==> flow/design.v <==
module key(
    input clk, rst,
    input [3:0] key_in,
    output reg [2:0] key_val
);
    localparam CNT_MAX = 4'd9;  
    reg [3:0] cnt;
    always @(posedge clk or negedge rst) begin
        if (!rst) begin
            cnt <= 4'd0;
        end else begin
            if (key_in[0] && key_in[1] && key_in[2] && key_in[3]) begin
                cnt <= 4'd0;
            end else begin
                cnt <= (cnt == CNT_MAX) ? cnt : (cnt + 1'b1);
            end
        end
    end
    always @(posedge clk or negedge rst) begin
        if (!rst) begin
            key_val <= 3'd0;
        end else if (cnt == CNT_MAX - 1'b1) begin
            if (~key_in[0]) begin
                key_val <= 3'd1;
            end else if (~key_in[1]) begin
                key_val <= 3'd2;
            end else if (~key_in[2]) begin
                key_val <= 3'd3;
            end else if (~key_in[3]) begin
                key_val <= 3'd4;
            end
        end else begin
            key_val <= 3'd0;
        end
    end
endmodule
module seg(
    input clk, rst,
    input [20:0] data,
    output reg [6:0] seg,
    output reg [7:0] sel
);
    localparam  CNT_MAX = 2'd3;  
    localparam  DIGIT0 = 7'b100_0000,
                DIGIT1 = 7'b111_1001,
                DIGIT2 = 7'b010_0100,
                DIGIT3 = 7'b011_0000,
                DIGIT4 = 7'b001_1001,
                DIGIT5 = 7'b001_0010,
                DIGIT6 = 7'b000_0010,
                DIGIT7 = 7'b111_1000,
                DIGIT8 = 7'b000_0000,
                DIGIT9 = 7'b001_0000,
                DASH   = 7'b011_1111;
    reg [1:0] cnt;
    reg [2:0] idx;
    always @(posedge clk or negedge rst) begin
        if (!rst) begin
            cnt <= 2'd0;
            idx <= 3'd0;
            sel <= 8'b1111_1111;
        end else begin
            sel <= ~(1'b1 << idx);
            if (cnt == CNT_MAX) begin  
                cnt <= 2'd0;
                idx <= (idx == 3'd7) ? 3'd0 : (idx + 1'b1);  
            end else begin
                cnt <= cnt + 1'b1;
            end
        end
    end
    reg [6:0] digit;
    always @(*) begin
        case (idx)
            3'd0: digit = data[6:0] % 4'd10;
            3'd1: digit = data[6:0] / 4'd10;
            3'd2: digit = 4'd10;
            3'd3: digit = data[13:7] % 4'd10;
            3'd4: digit = data[13:7] / 4'd10;
            3'd5: digit = 4'd10;
            3'd6: digit = data[20:14] % 4'd10;
            3'd7: digit = data[20:14] / 4'd10;
            default: ;
        endcase
        case (digit)
            4'd0: seg = DIGIT0;
            4'd1: seg = DIGIT1;
            4'd2: seg = DIGIT2;
            4'd3: seg = DIGIT3;
            4'd4: seg = DIGIT4;
            4'd5: seg = DIGIT5;
            4'd6: seg = DIGIT6;
            4'd7: seg = DIGIT7;
            4'd8: seg = DIGIT8;
            4'd9: seg = DIGIT9;
            4'd10: seg = DASH;
            default: seg = 7'dx;
        endcase
    end
endmodule
module clock (
    input clk, rst,
    input [2:0] key_val,
    output reg [20:0] data,
    output reg [2:0] led
);
    localparam  S1 = 3'd1,
                S2 = 3'd2,
                S3 = 3'd3,
                S4 = 3'd4;
    localparam  RUNNING = 1'b0,
                SETTING = 1'b1;
    reg current_state, next_state;
    always @(posedge clk or negedge rst) begin
        if (!rst) begin
            current_state <= RUNNING;
        end else begin
            current_state <= next_state;
        end
    end
    always @(*) begin
        next_state = current_state;
        case (current_state)
            RUNNING: begin
                if (key_val == S2) begin
                    next_state = SETTING;
                end else begin
                    next_state = RUNNING;
                end
            end
            SETTING: begin
                if (key_val == S4) begin
                    next_state = RUNNING;
                end else begin
                    next_state = SETTING;
                end
            end
            default: begin ; end
        endcase
    end
    reg [9:0] cnt;
    localparam CNT_MAX = 10'd999;  
    reg [1:0] choice;
    localparam  SEC     = 2'b00,
                MIN     = 2'b01,
                HOUR    = 2'b11;
    always @(posedge clk or negedge rst) begin
        if (!rst) begin
            data <= 21'd0;
            cnt <= 10'd0;
        end else begin
            case (current_state)
                RUNNING: begin
                    if (cnt == CNT_MAX) begin
                        cnt <= 10'd0;
                        if (data[5:0] == 6'd59) begin
                            data[5:0] <= 6'd0;
                            if (data[12:7] == 6'd59) begin
                                data[12:7] <= 6'd0;
                                if (data[18:14] == 5'd23) begin
                                    data <= 21'd0;
                                end else begin
                                    data[18:14] <= data[18:14] + 1'b1;
                                end
                            end else begin
                                data[12:7] <= data[12:7] + 1'b1;
                            end
                        end else begin
                            data[5:0] <= data[5:0] + 1'b1;
                        end
                    end else begin
                        cnt <= cnt + 1'b1;
                    end
                end
                SETTING: begin
                    cnt <= 10'd0;
                    if (key_val == S3) begin
                        case (choice)
                            SEC: begin
                                data[5:0] <= (data[5:0] == 6'd59) ? 6'd0 : (data[5:0] + 1'b1);
                            end
                            MIN: begin
                                data[12:7] <= (data[12:7] == 6'd59) ? 6'd0 : (data[12:7] + 1'b1);
                            end
                            HOUR: begin
                                data[18:14] <= (data[18:14] == 5'd23) ? 5'd0 : (data[18:14] + 1'b1);
                            end
                            default: begin ; end
                        endcase
                    end
                end
                default: begin ; end
            endcase
        end
    end
    always @(posedge clk or negedge rst) begin
        if (!rst) begin
            choice <= SEC;
        end else begin
            case (current_state)
                RUNNING: begin
                    choice <= SEC;
                end
                SETTING: begin
                    if (key_val == S2) begin
                        case (choice)
                            SEC: begin choice <= MIN; end
                            MIN: begin choice <= HOUR; end
                            HOUR: begin choice <= SEC; end
                            default: begin ; end
                        endcase
                    end
                end
                default: begin ; end
            endcase
        end
    end
    always @(*) begin
        led = 3'b111;
        case (current_state)
            RUNNING: begin
                led = 3'b111;
            end
            SETTING: begin
                case (choice)
                    SEC: begin led = 3'b110; end
                    MIN: begin led = 3'b101; end
                    HOUR: begin led = 3'b011; end
                    default: begin ; end
                endcase
            end
            default: begin ; end
        endcase
    end
endmodule
module stopwatch (
    input clk, rst,
    input [2:0] key_val,
    output reg [20:0] data
);
    localparam  S1 = 3'd1,
                S2 = 3'd2,
                S3 = 3'd3,
                S4 = 3'd4;
    localparam  IDLE    = 2'b00,
                RUNNING = 2'b01,
                PAUSED  = 2'b11;
    reg [1:0] current_state, next_state;
    always @(posedge clk or negedge rst) begin
        if (!rst) begin
            current_state <= IDLE;
        end else begin
            current_state <= next_state;
        end
    end
    always @(*) begin
        next_state = current_state;
        case (current_state)
            IDLE: begin
                if (key_val == S2) begin
                    next_state = RUNNING;
                end else begin
                    next_state = IDLE;
                end
            end
            RUNNING: begin
                if (key_val == S2 ||
                    (data[6:0] == 7'd99 && data[12:7] == 6'd59 && data[20:14] == 7'd99)) begin
                    next_state = PAUSED;
                end else begin
                    next_state = RUNNING;
                end
            end
            PAUSED: begin
                if (key_val == S2) begin
                    next_state = RUNNING;
                end else if (key_val == S3) begin
                    next_state = IDLE;
                end else begin
                    next_state = PAUSED;
                end
            end
            default: begin ; end
        endcase
    end
    reg [3:0] cnt;
    localparam CNT_MAX = 4'd9;  
    always @(posedge clk or negedge rst) begin
        if (!rst) begin
            data <= 21'd0;
            cnt <= 4'd0;
        end else begin
            case (current_state)
                IDLE: begin
                    data <= 21'd0;
                    cnt <= 4'd0;
                end
                RUNNING: begin
                    if (data[6:0] == 7'd99 && data[12:7] == 6'd59 && data[20:14] == 7'd99) begin
                    end else if (cnt == CNT_MAX) begin
                        cnt <= 4'd0;
                        if (data[6:0] == 7'd99) begin
                            data[6:0] <= 7'd0;
                            if (data[12:7] == 6'd59) begin
                                data[12:7] <= 6'd0;
                                data[20:14] <= data[20:14] + 1'b1;
                            end else begin
                                data[12:7] <= data[12:7] + 1'b1;
                            end
                        end else begin
                            data[6:0] <= data[6:0] + 1'b1;
                        end
                    end else begin
                        cnt <= cnt + 1'b1;
                    end
                end
                PAUSED: begin
                end
                default: begin ; end
            endcase
        end
    end
endmodule
module blink(
    input clk, rst, en,
    output reg led
);
    localparam CNT_MAX = 10'd999;  
    reg [9:0] cnt;
    always @(posedge clk or negedge rst) begin
        if (!rst) begin
            cnt <= 10'd0;
            led <= 1'b0;
        end else if (en) begin
            if (cnt == (CNT_MAX >> 1'b1)) begin
                cnt <= 10'd0;
                led <= ~led;
            end else begin
                cnt <= cnt + 1'b1;
            end
        end else begin
            cnt <= 10'd0;
            led <= 1'b0;
        end
    end
endmodule
module buzz(
    input clk, rst, en,
    output buz
);
    localparam CNT_MAX = 3'd7;  
    reg [2:0] cnt;
    always @(posedge clk or negedge rst) begin
        if (!rst) begin
            cnt <= 3'd0;
        end else if (en) begin
            cnt <= (cnt == CNT_MAX) ? 3'd0 : (cnt + 1'b1);
        end else begin
            cnt <= 3'd0;
        end
    end
    assign buz = (cnt <= (CNT_MAX >> 1'b1)) ? 1'b0 : 1'b1;  
endmodule
module timer (
    input clk, rst,
    input [2:0] key_val,
    output reg [20:0] data,
    output reg [2:0] led,
    output buz
);
    localparam  S1 = 3'd1,
                S2 = 3'd2,
                S3 = 3'd3,
                S4 = 3'd4;
    reg en_blink;
    wire led_blink;
    blink u_blink(
        .clk(clk),
        .rst(rst),
        .en(en_blink),
        .led(led_blink)
    );
    reg en_buz;
    reg [9:0] cnt_buz;
    reg [2:0] cnt_repeat;
    localparam REPEATS_MAX = 3'd5;
    buzz u_buzz(
        .clk(clk),
        .rst(rst),
        .en(en_buz),
        .buz(buz)
    );
    localparam  SETTING = 2'b00,
                RUNNING = 2'b01,
                PAUSED = 2'b11,
                TIMEUP = 2'b10;
    reg [1:0] current_state, next_state;
    always @(posedge clk or negedge rst) begin
        if (!rst) begin
            current_state <= SETTING;
        end else begin
            current_state <= next_state;
        end
    end
    always @(*) begin
        next_state = current_state;
        case (current_state)
            SETTING: begin
                if (key_val == S4) begin
                    next_state = RUNNING;
                end else begin
                    next_state = SETTING;
                end
            end
            RUNNING: begin
                if (data == 21'd0) begin
                    next_state = TIMEUP;
                end else begin
                    if (key_val == S4) begin
                        next_state = PAUSED;
                    end else if (key_val == S3) begin
                        next_state = SETTING;
                    end else begin
                        next_state = RUNNING;
                    end
                end
            end
            PAUSED: begin
                if (key_val == S4) begin
                    next_state = RUNNING;
                end else if (key_val == S3) begin
                    next_state = SETTING;
                end else begin
                    next_state = PAUSED;
                end
            end
            TIMEUP: begin
                if (key_val == S4) begin
                    next_state = SETTING;
                end else begin
                    next_state = TIMEUP;
                end
            end
            default: begin ; end
        endcase
    end
    reg [20:0] data_tmp;
    reg [9:0] cnt;
    localparam CNT_MAX = 10'd999;  
    reg [1:0] choice;
    localparam  SEC     = 2'b00,
                MIN     = 2'b01,
                HOUR    = 2'b11;
    always @(posedge clk or negedge rst) begin
        if (!rst) begin
            data <= 21'd0;
            cnt <= 10'd0;
            data_tmp <= 21'd0;
        end else begin
            case (current_state)
                SETTING: begin
                    cnt <= 10'd0;
                    data <= data_tmp;
                    if (key_val == S3) begin
                        case (choice)
                            SEC: begin
                                data[5:0] <= (data[5:0] == 6'd59) ? 6'd0 : (data[5:0] + 1'b1);
                                data_tmp[5:0] <= (data[5:0] == 6'd59) ? 6'd0 : (data[5:0] + 1'b1);
                            end
                            MIN: begin
                                data[12:7] <= (data[12:7] == 6'd59) ? 6'd0 : (data[12:7] + 1'b1);
                                data_tmp[12:7] <= (data[12:7] == 6'd59) ? 6'd0 : (data[12:7] + 1'b1);
                            end
                            HOUR: begin
                                data[18:14] <= (data[18:14] == 5'd23) ? 5'd0 : (data[18:14] + 1'b1);
                                data_tmp[18:14] <= (data[18:14] == 5'd23) ? 5'd0 : (data[18:14] + 1'b1);
                            end
                            default: begin ; end
                        endcase
                    end
                end
                RUNNING: begin
                    if (cnt == CNT_MAX) begin
                        cnt <= 10'd0;
                        if (data[5:0] == 6'd0) begin
                            data[5:0] <= 6'd59;
                            if (data[12:7] == 6'd0) begin
                                data[12:7] <= 6'd59;
                                data[18:14] <= data[18:14] - 1'b1;
                            end else begin
                                data[12:7] <= data[12:7] - 1'b1;
                            end
                        end else begin
                            data[5:0] <= data[5:0] - 1'b1;
                        end
                    end else begin
                        cnt <= cnt + 1'b1;
                    end
                end
                PAUSED: begin
                end
                TIMEUP: begin
                end
                default: begin ; end
            endcase
        end
    end
    always @(posedge clk or negedge rst) begin
        if (!rst) begin
            choice <= SEC;
        end else begin
            case (current_state)
                SETTING: begin
                    if (key_val == S2) begin
                        case (choice)
                            SEC: begin choice <= MIN; end
                            MIN: begin choice <= HOUR; end
                            HOUR: begin choice <= SEC; end
                            default: begin ; end
                        endcase
                    end
                end
                RUNNING: begin
                    choice <= SEC;
                end
                PAUSED: begin
                end
                TIMEUP: begin
                end
                default: begin ; end
            endcase
        end
    end
    always @(*) begin
        led = 3'b111;
        en_blink = 1'b0;
        case (current_state)
            SETTING: begin
                case (choice)
                    SEC: begin led = 3'b110; end
                    MIN: begin led = 3'b101; end
                    HOUR: begin led = 3'b011; end
                    default: begin ; end
                endcase
            end
            RUNNING: begin
                led = 3'b111;
            end
            PAUSED: begin
            end
            TIMEUP: begin
                en_blink = 1'b1;
                led = {2'b11, led_blink};
            end
            default: begin ; end
        endcase
    end
    always @(posedge clk or negedge rst) begin
        if (!rst) begin
            en_buz <= 1'b0;
            cnt_buz <= 10'd0;
            cnt_repeat <= 3'd0;
        end else begin
            case (current_state)
                SETTING: begin
                    en_buz <= 1'b0;
                    cnt_buz <= 10'd0;
                    cnt_repeat <= 3'd0;
                end
                RUNNING: begin
                end
                PAUSED: begin
                end
                TIMEUP: begin
                    if (cnt_repeat < REPEATS_MAX) begin
                        if (cnt_buz <= (CNT_MAX >> 1'b1)) begin
                            en_buz <= 1'b1;
                            cnt_buz <= cnt_buz + 1'b1;
                        end else if (cnt_buz < CNT_MAX) begin
                            en_buz <= 1'b0;
                            cnt_buz <= cnt_buz + 1'b1;
                        end else begin
                            cnt_buz <= 10'd0;
                            cnt_repeat <= cnt_repeat + 1'b1;
                        end
                    end else begin
                        en_buz <= 1'b0;
                    end
                end
                default: begin ; end
            endcase
        end
    end
endmodule
module top(
    input clk, rst,
    input [3:0] key_in,
    output [6:0] seg,
    output [7:0] sel,
    output reg [2:0] led, sel_led,
    output buz
);
    wire [2:0] key_val;
    localparam  S1 = 3'd1,
                S2 = 3'd2,
                S3 = 3'd3,
                S4 = 3'd4;
    key u_key(
        .clk(clk),
        .rst(rst),
        .key_in(key_in),
        .key_val(key_val)
    );
    reg [20:0] data_to_show;
    seg u_seg(
        .clk(clk),
        .rst(rst),
        .seg(seg),
        .sel(sel),
        .data(data_to_show)
    );
    wire [20:0] data_clock, data_stopwatch, data_timer;
    wire [2:0] led_clock, led_timer;
    wire [2:0] key_val_clock, key_val_stopwatch, key_val_timer;
    reg [1:0] current_state, next_state;
    localparam  CLOCK       = 2'b00,
                STOPWATCH   = 2'b01,
                TIMER       = 2'b11;
    assign key_val_clock = (current_state == CLOCK) ? key_val : 3'd0;
    assign key_val_stopwatch = (current_state == STOPWATCH) ? key_val : 3'd0;
    assign key_val_timer = (current_state == TIMER) ? key_val : 3'd0;
    clock u_clock (
        .clk(clk),
        .rst(rst),
        .key_val(key_val_clock),
        .data(data_clock),
        .led(led_clock)
    );
    stopwatch u_stopwatch (
        .clk(clk),
        .rst(rst),
        .key_val(key_val_stopwatch),
        .data(data_stopwatch)
    );
    timer u_timer (
        .clk(clk),
        .rst(rst),
        .key_val(key_val_timer),
        .data(data_timer),
        .led(led_timer),
        .buz(buz)
    );
    always @(posedge clk or negedge rst) begin
        if (!rst) begin
            current_state <= CLOCK;
        end else begin
            current_state <= next_state;
        end
    end
    always @(*) begin
        next_state = current_state;
        case (current_state)
            CLOCK: begin
                if (key_val == S1) begin
                    next_state = STOPWATCH;
                end else begin
                    next_state = CLOCK;
                end
            end
            STOPWATCH: begin
                if (key_val == S1) begin
                    next_state = TIMER;
                end else begin
                    next_state = STOPWATCH;
                end
            end
            TIMER: begin
                if (key_val == S1) begin
                    next_state = CLOCK;
                end else begin
                    next_state = TIMER;
                end
            end
            default: begin ; end
        endcase
    end
    always @(*) begin
        led = 3'b111;
        data_to_show = 20'd0;
        sel_led = 3'b111;
        case (current_state)
            CLOCK: begin
                led = 3'b110;
                data_to_show = data_clock;
                sel_led = led_clock;
            end
            STOPWATCH: begin
                led = 3'b101;
                data_to_show = data_stopwatch;
                sel_led = 3'b111;
            end
            TIMER: begin
                led = 3'b011;
                data_to_show = data_timer;
                sel_led = led_timer;
            end
            default: begin ; end
        endcase
    end
endmodule
; Reports on top
; Each step is given for the RTL above and for the edited RTL.
; "before" refers to lines of the RTL above, "after" to lines of the edited file.
; "change": "after" minus "before" as printed here.
; Library cell names are shortened.
; Not given: -
[setup]
top_module = top
clock = clk
cell_library = sky130hd
corner = tt_025C_1v80

; The edit
; The edit as a unified diff against the file above.
; The edit is scripted: it alters the design's behaviour and was not made to optimise anything.
; begin of diff
@@ -79,5 +79,5 @@
             3'd4: digit = data[13:7] / 4'd10;
             3'd5: digit = 4'd10;
-            3'd6: digit = data[20:14] % 4'd10;
+            3'd6: digit = data[20:14] & 4'd10;
             3'd7: digit = data[20:14] / 4'd10;
             default: ;
; end of diff

; Word level
; Yosys after proc, flatten, opt, wreduce and memory -nomap, before mapping. Memory bits, and registers merged into a memory's read port (data or address), are not among the register bits. Print and check cells are not counted. Equal cells are merged and count once.
; Yosys's memory passes give these memory sizes; they may raise the number of words (mostly to a power of two), join words into wider ones and drop unused or constant bits.
[op_classes]
columns = element, before, after, change
row1 = div_mod_pow, 6, 5, -1
row2 = bitwise, 3, 3, 0
row3 = addsub, 22, 22, 0
row4 = compare, 4, 4, 0
row5 = reduce_logical, 39, 39, 0
row6 = n_shift, 1, 1, 0
row7 = equal, 69, 69, 0
row8 = muxes, 126, 126, 0
[ops]
columns = cell, before, after, change
row1 = 7-bit by 4-bit remainder unit with 7-bit output with constant B, 3, 2, -1
row2 = 6-bit 2-to-1 mux, 24, 24, 0
row3 = 3-bit 2-to-1 mux, 14, 14, 0
row4 = 2-bit 2-to-1 mux, 13, 13, 0
row5 = 1-bit 2-to-1 mux, 12, 12, 0
row6 = 5-bit 2-to-1 mux, 12, 12, 0
row7 = 2-bit by 1-bit inequality test with 1-bit output with constant B, 12, 12, 0
row8 = 2-bit inequality test with constant B, 9, 9, 0
row9 = 3-bit by 2-bit == test with 1-bit output with constant B, 8, 8, 0
row10 = 7-bit 2-to-1 mux, 8, 8, 0
row11 = 2-bit == test with constant B, 7, 7, 0
row12 = 3-bit == test with constant B, 7, 7, 0
row13 = 10-bit 2-to-1 mux, 7, 7, 0
row14 = 6-bit by 1-bit adder with 6-bit output with constant B, 5, 5, 0
row15 = 2-bit by 1-bit == test with 1-bit output with constant B, 5, 5, 0
row16 = 6-bit == test with constant B, 5, 5, 0
row17 = 1-bit logical AND, 5, 5, 0
row18 = 2-bit logical NOT, 5, 5, 0
row19 = 6-bit parallel mux with 2-bit select, 5, 5, 0
row20 = 2-bit AND reduction, 5, 5, 0
row21 = 10-bit by 1-bit adder with 10-bit output with constant B, 4, 4, 0
row22 = 4-bit 2-to-1 mux, 4, 4, 0
row23 = 2-bit parallel mux with 3-bit select, 4, 4, 0
row24 = 3-bit parallel mux with 3-bit select, 4, 4, 0
row25 = 3-bit AND reduction, 4, 4, 0
row26 = 4-bit AND reduction, 4, 4, 0
row27 = 3-bit by 1-bit adder with 3-bit output with constant B, 3, 3, 0
row28 = 7-bit by 4-bit divider with 7-bit output with constant B, 3, 3, 0
; Not every row of either side is listed.
[word_totals]
columns = element, before, after, change
row1 = word_cells, 303, 302, -1
row2 = out_inout_bits, 22, 22, 0
row3 = memories, 1, 1, 0
row4 = in_bits, 6, 6, 0
row5 = reg_bits, 154, 154, 0
row6 = romBits, 112, 112, 0
[memory_table]
columns = element, before, after
row1 = memory_list, 16 x 7 bit 1R0W, 16 x 7 bit 1R0W

; Depth
; Longest topological path by Yosys (ltp), each cell counted once; first at word level (registers and memories cut), then after technology mapping (sequential cells cut; the memories' decode and read muxes count).
[logic_depth]
columns = element, before, after, change
row1 = ltp_word, 7, 7, 0
row2 = abc_area, 0, 0, -
row3 = depth_mapped, 24, 24, 0
row4 = depth_no_buf, 22, 23, 1

; Synthesis result
; The flow's flattened synthesis, as Yosys stat reports it; memories are mapped. The netlist is that of the ABC_AREA named above (0 if unset); the other value can give another one.
[types]
columns = type, before, after, change
row1 = nor2_1, 117, 97, -20
row2 = nand3_1, 61, 47, -14
row3 = nand2_1, 149, 141, -8
row4 = clkbuf_1, 33, 41, 8
row5 = o31ai_1, 19, 11, -8
row6 = nand4_1, 16, 22, 6
row7 = or3_1, 2, 8, 6
row8 = a21oi_1, 68, 73, 5
row9 = xnor2_1, 24, 19, -5
row10 = mux2_2, 16, 21, 5
row11 = nand3b_1, 7, 2, -5
row12 = nor3_1, 26, 22, -4
row13 = nor2b_1, 20, 16, -4
row14 = a31o_2, 0, 4, 4
row15 = nand4b_1, 0, 4, 4
row16 = and3_1, 25, 28, 3
row17 = or2_2, 6, 3, -3
row18 = a22oi_1, 4, 7, 3
; Not every row of either side is listed.
[mapped]
columns = element, before, after, change
row1 = ff_cells, 160, 160, 0
row2 = mapped_cells, 1140, 1130, -10
row3 = synth_area_um2, 9820.7, 9902.0, 81.3
; By module: a second synthesis without flattening, with its own total; a netlist apart from the flattened one above.
[hier_totals]
columns = element, before, after, change
row1 = cells_unflattened, 1212, 1230, 18
row2 = hier_area_um2, 10923.0, 10870.4, -52.6
; Rows give one instance, submodules left out.
[by_module_before]
columns = module, cells, area_um2, n_inst
row1 = timer, 450, 3955.0, 1
row2 = seg, 241, 2092.0, 1
row3 = clock, 173, 1664.1, 1
row4 = stopwatch, 166, 1524.0, 1
row5 = top, 80, 619.3, 1
row6 = blink, 53, 554.3, 1
row7 = key, 37, 361.6, 1
row8 = buzz, 12, 152.6, 1
[by_module_after]
columns = module, cells, area_um2, n_inst
row1 = timer, 480, 4090.2, 1
row2 = seg, 229, 1904.3, 1
row3 = clock, 173, 1664.1, 1
row4 = stopwatch, 166, 1524.0, 1
row5 = top, 80, 619.3, 1
row6 = blink, 53, 554.3, 1
row7 = key, 37, 361.6, 1
row8 = buzz, 12, 152.6, 1

; Timing after synthesis
; Path of least setup slack by OpenSTA after synthesis, without wires, with an ideal clock, recovery checks aside; 20% of the period is set as input and as output delay. Where synthesis merged equal registers, the netlist keeps one of their names.
[synth_path]
columns = element, before, after, change
row1 = path_kind, reg-to-output, reg-to-output, -
row2 = start, register u_seg.idx[0], register u_seg.idx[0], -
row3 = end, output port seg[4], output port seg[3], -
row4 = arrival_time_ps, 3916, 4552, 636
row5 = path_delay_ps, 3916, 4552, 636
row6 = path_slack_ps, 4084, 3448, -636
row7 = required_time_ps, 8000, 8000, 0
row8 = output_delay_ps, 2000, 2000, 0
row9 = path_stages, 19, 22, 3
row10 = tclk_ps, 10000, 10000, 0
row11 = period_less_setup_slack_ps, 5916, 6552, 636
; "path_delay_ps" is the arrival time less input delay plus setup time.
; A path that ends at an output port has no setup time.
; "path_stages": output pins that drive a net of the path, with the launching flip-flop's if there is one; two outputs of one cell count as two.
; "period_less_setup_slack_ps" = period - worst setup slack (recovery checks aside). The figure is calculated, with input and output delays left at 20% of the set period.
; The rows between start and end are the longest chain of elaborated cells between them; the timing report does not say that the signal goes this way. Where chains are equally long, one stands for them.
; A line is the first line of the expression or statement that the cell stems from. Yosys adds cells for indexed reads and writes and turns some case tables into memories.
; The chain passes a memory read, where the word-level depth is cut; so it can be longer than that depth.
[synth_via_before]
path_cell_list = dfrtp_1 ha_1 ha_1 buf_2 a221o_1 a211o_1 a311o_1 or2_4 inv_1 ha_1 and3b_1 a32o_1 nor2_1 and2_1 inv_1 ha_1 inv_1 a21oi_1 o31ai_2
elab_chain_len = 5
[synth_rtl_before]
columns = element, line
row1 = from (decl), 56  ; reg [2:0] idx;
row2 = from (assign), 60  ; idx <= 3'd0;
row3 = from (assign), 66  ; idx <= (idx == 3'd7) ? 3'd0 : (idx + 1'b1);
row4 = 3-bit by 2-bit == test with 1-bit output, 74  ; case (idx)
row5 = 2-bit OR reduction, -
row6 = 7-bit parallel mux with 7-bit select, 74
row7 = memory 16 x 7 bit, 85  ; case (digit)
row8 = 7-bit 2-to-1 mux, 85
row9 = to (decl), 598  ; output [6:0] seg,
[synth_via_after]
path_cell_list = dfrtp_1 ha_1 ha_1 buf_2 a21boi_0 a221oi_1 nor3_1 a21boi_0 ha_1 o31ai_1 a31oi_1 nand2_1 nand2_1 inv_1 ha_1 o21a_1 a21oi_1 a32oi_1 a2111oi_2 inv_1 ha_1 o311a_1
elab_chain_len = 5
[synth_rtl_after]
columns = element, line
row1 = from (decl), 56  ; reg [2:0] idx;
row2 = from (assign), 60  ; idx <= 3'd0;
row3 = from (assign), 66  ; idx <= (idx == 3'd7) ? 3'd0 : (idx + 1'b1);
row4 = 3-bit by 2-bit == test with 1-bit output, 74  ; case (idx)
row5 = 2-bit OR reduction, -
row6 = 7-bit parallel mux with 7-bit select, 74
row7 = memory 16 x 7 bit, 85  ; case (digit)
row8 = 7-bit 2-to-1 mux, 85
row9 = to (decl), 598  ; output [6:0] seg,

; Timing after layout
; Path of least setup slack in the final report of each run of pair A (OpenROAD, finished layout, wires in). Where an end is a register, its clock arrival counts in the times.
; The report prints the path's times to 10 ps; the period is as set.
[layout_path]
columns = element, before, after, change
row1 = path_kind, reg-to-output, reg-to-output, -
row2 = start, register (name not given), register u_seg.idx[1], -
row3 = end, output port seg[3], output port seg[3], -
row4 = output_delay_ps, 1600, 1600, 0
row5 = tclk_ps, 7990, 7990, 0
row6 = required_time_ps, 6390, 6390, 0
row7 = arrival_time_ps, 5790, 5950, 160
row8 = path_slack_ps, 600, 440, -160
row9 = path_stages, 15, 23, 8
; The rows between start and end are the longest chain of elaborated cells between them; the timing report does not say that the signal goes this way. Where chains are equally long, one stands for them.
; The chain passes a memory read, where the word-level depth is cut; so it can be longer than that depth.
[layout_via_before]
path_cell_list = dfrtp_1 a222oi_1 nor2_1 a31oi_1 mux2i_1 mux2i_1 ha_1 or3_1 a21oi_1 a211oi_1 o32ai_1 ha_1 a21o_1 a21oi_1 clkdlybuf4s50_1
[layout_rtl_before]
columns = element, line
row1 = to (decl), 598  ; output [6:0] seg,
; before: No chain of elaborated cells between the ends is given.
[layout_via_after]
path_cell_list = dfrtp_1 inv_1 ha_1 nor2b_2 inv_1 o211ai_1 and2_0 a21boi_0 ha_1 o31ai_1 a31oi_1 nand2_1 nand2_1 inv_1 ha_1 o21a_1 a21oi_1 a32oi_1 a2111oi_4 inv_1 ha_1 o311a_1 clkdlybuf4s50_1
elab_chain_len = 5
[layout_rtl_after]
columns = element, line
row1 = from (decl), 56  ; reg [2:0] idx;
row2 = from (assign), 60  ; idx <= 3'd0;
row3 = from (assign), 66  ; idx <= (idx == 3'd7) ? 3'd0 : (idx + 1'b1);
row4 = 3-bit by 2-bit == test with 1-bit output, 74  ; case (idx)
row5 = 2-bit OR reduction, -
row6 = 7-bit parallel mux with 7-bit select, 74
row7 = memory 16 x 7 bit, 85  ; case (digit)
row8 = 7-bit 2-to-1 mux, 85
row9 = to (decl), 598  ; output [6:0] seg,

; Layout results
; Both versions went through the flow (Yosys, OpenROAD) with the same settings in each pair. Constraints: input delay and output delay 20% of the set period each, output load 0.01 pF.
[flow_settings_pair_A]
CORE_UTILIZATION = 40
period_ns = 7.99
CAP_MARGIN = 20
CORE_MARGIN = 2
SLEW_MARGIN = 20
[results_pair_A]
columns = element, before, after, change
row1 = finalUtil_pct, 45.0, 45.5, 0.5
row2 = fin_ws_ps, 604, 444, -160
row3 = stdcell_area_um2, 10875.4, 11069.4, 194.0
row4 = period_reached_ps, 7386, 7546, 160
row5 = ys_area_um2, 9820.7, 9902.0, 81.3
row6 = setupTns_ps, 0, 0, 0
row7 = design.die.area_um2, 25821.3, 26029.0, 207.7
row8 = final_power_mw, 1.676, 1.752, 0.076
row9 = timing.hold.ws_ps, 447, 431, -16
[flow_settings_pair_B]
ABC_AREA = 0
CORE_UTILIZATION = 30
GPL_ROUTABILITY_DRIVEN = 1
GPL_TIMING_DRIVEN = 0
MIN_ROUTING_LAYER = met1
PLACE_DENSITY_LB_ADDON = 0.18
SETUP_SLACK_MARGIN = 0.46
SLEW_MARGIN = 30
TNS_END_PERCENT = 60
period_ns = 4.81
CAP_MARGIN = 20
CORE_MARGIN = 2
[results_pair_B]
columns = element, before, after, change
row1 = finalUtil_pct, 37.7, 37.5, -0.2
row2 = fin_ws_ps, -476, -819, -343
row3 = stdcell_area_um2, 12204.2, 12210.5, 6.3
row4 = period_reached_ps, 5286, 5629, 343
row5 = ys_area_um2, 9820.7, 9902.0, 81.3
row6 = setupTns_ps, -2915, -5151, -2236
row7 = design.die.area_um2, 34199.1, 34475.2, 276.1
row8 = final_power_mw, 2.833, 3.058, 0.225
; "period_reached_ps": clock period set for the run, less the worst setup slack. It is reckoned from that one timing run; input and output delays stay at 20% of the period that was set.
; "final_power_mw" rests on the timing tool's default activity at the inputs, not on a simulated workload.
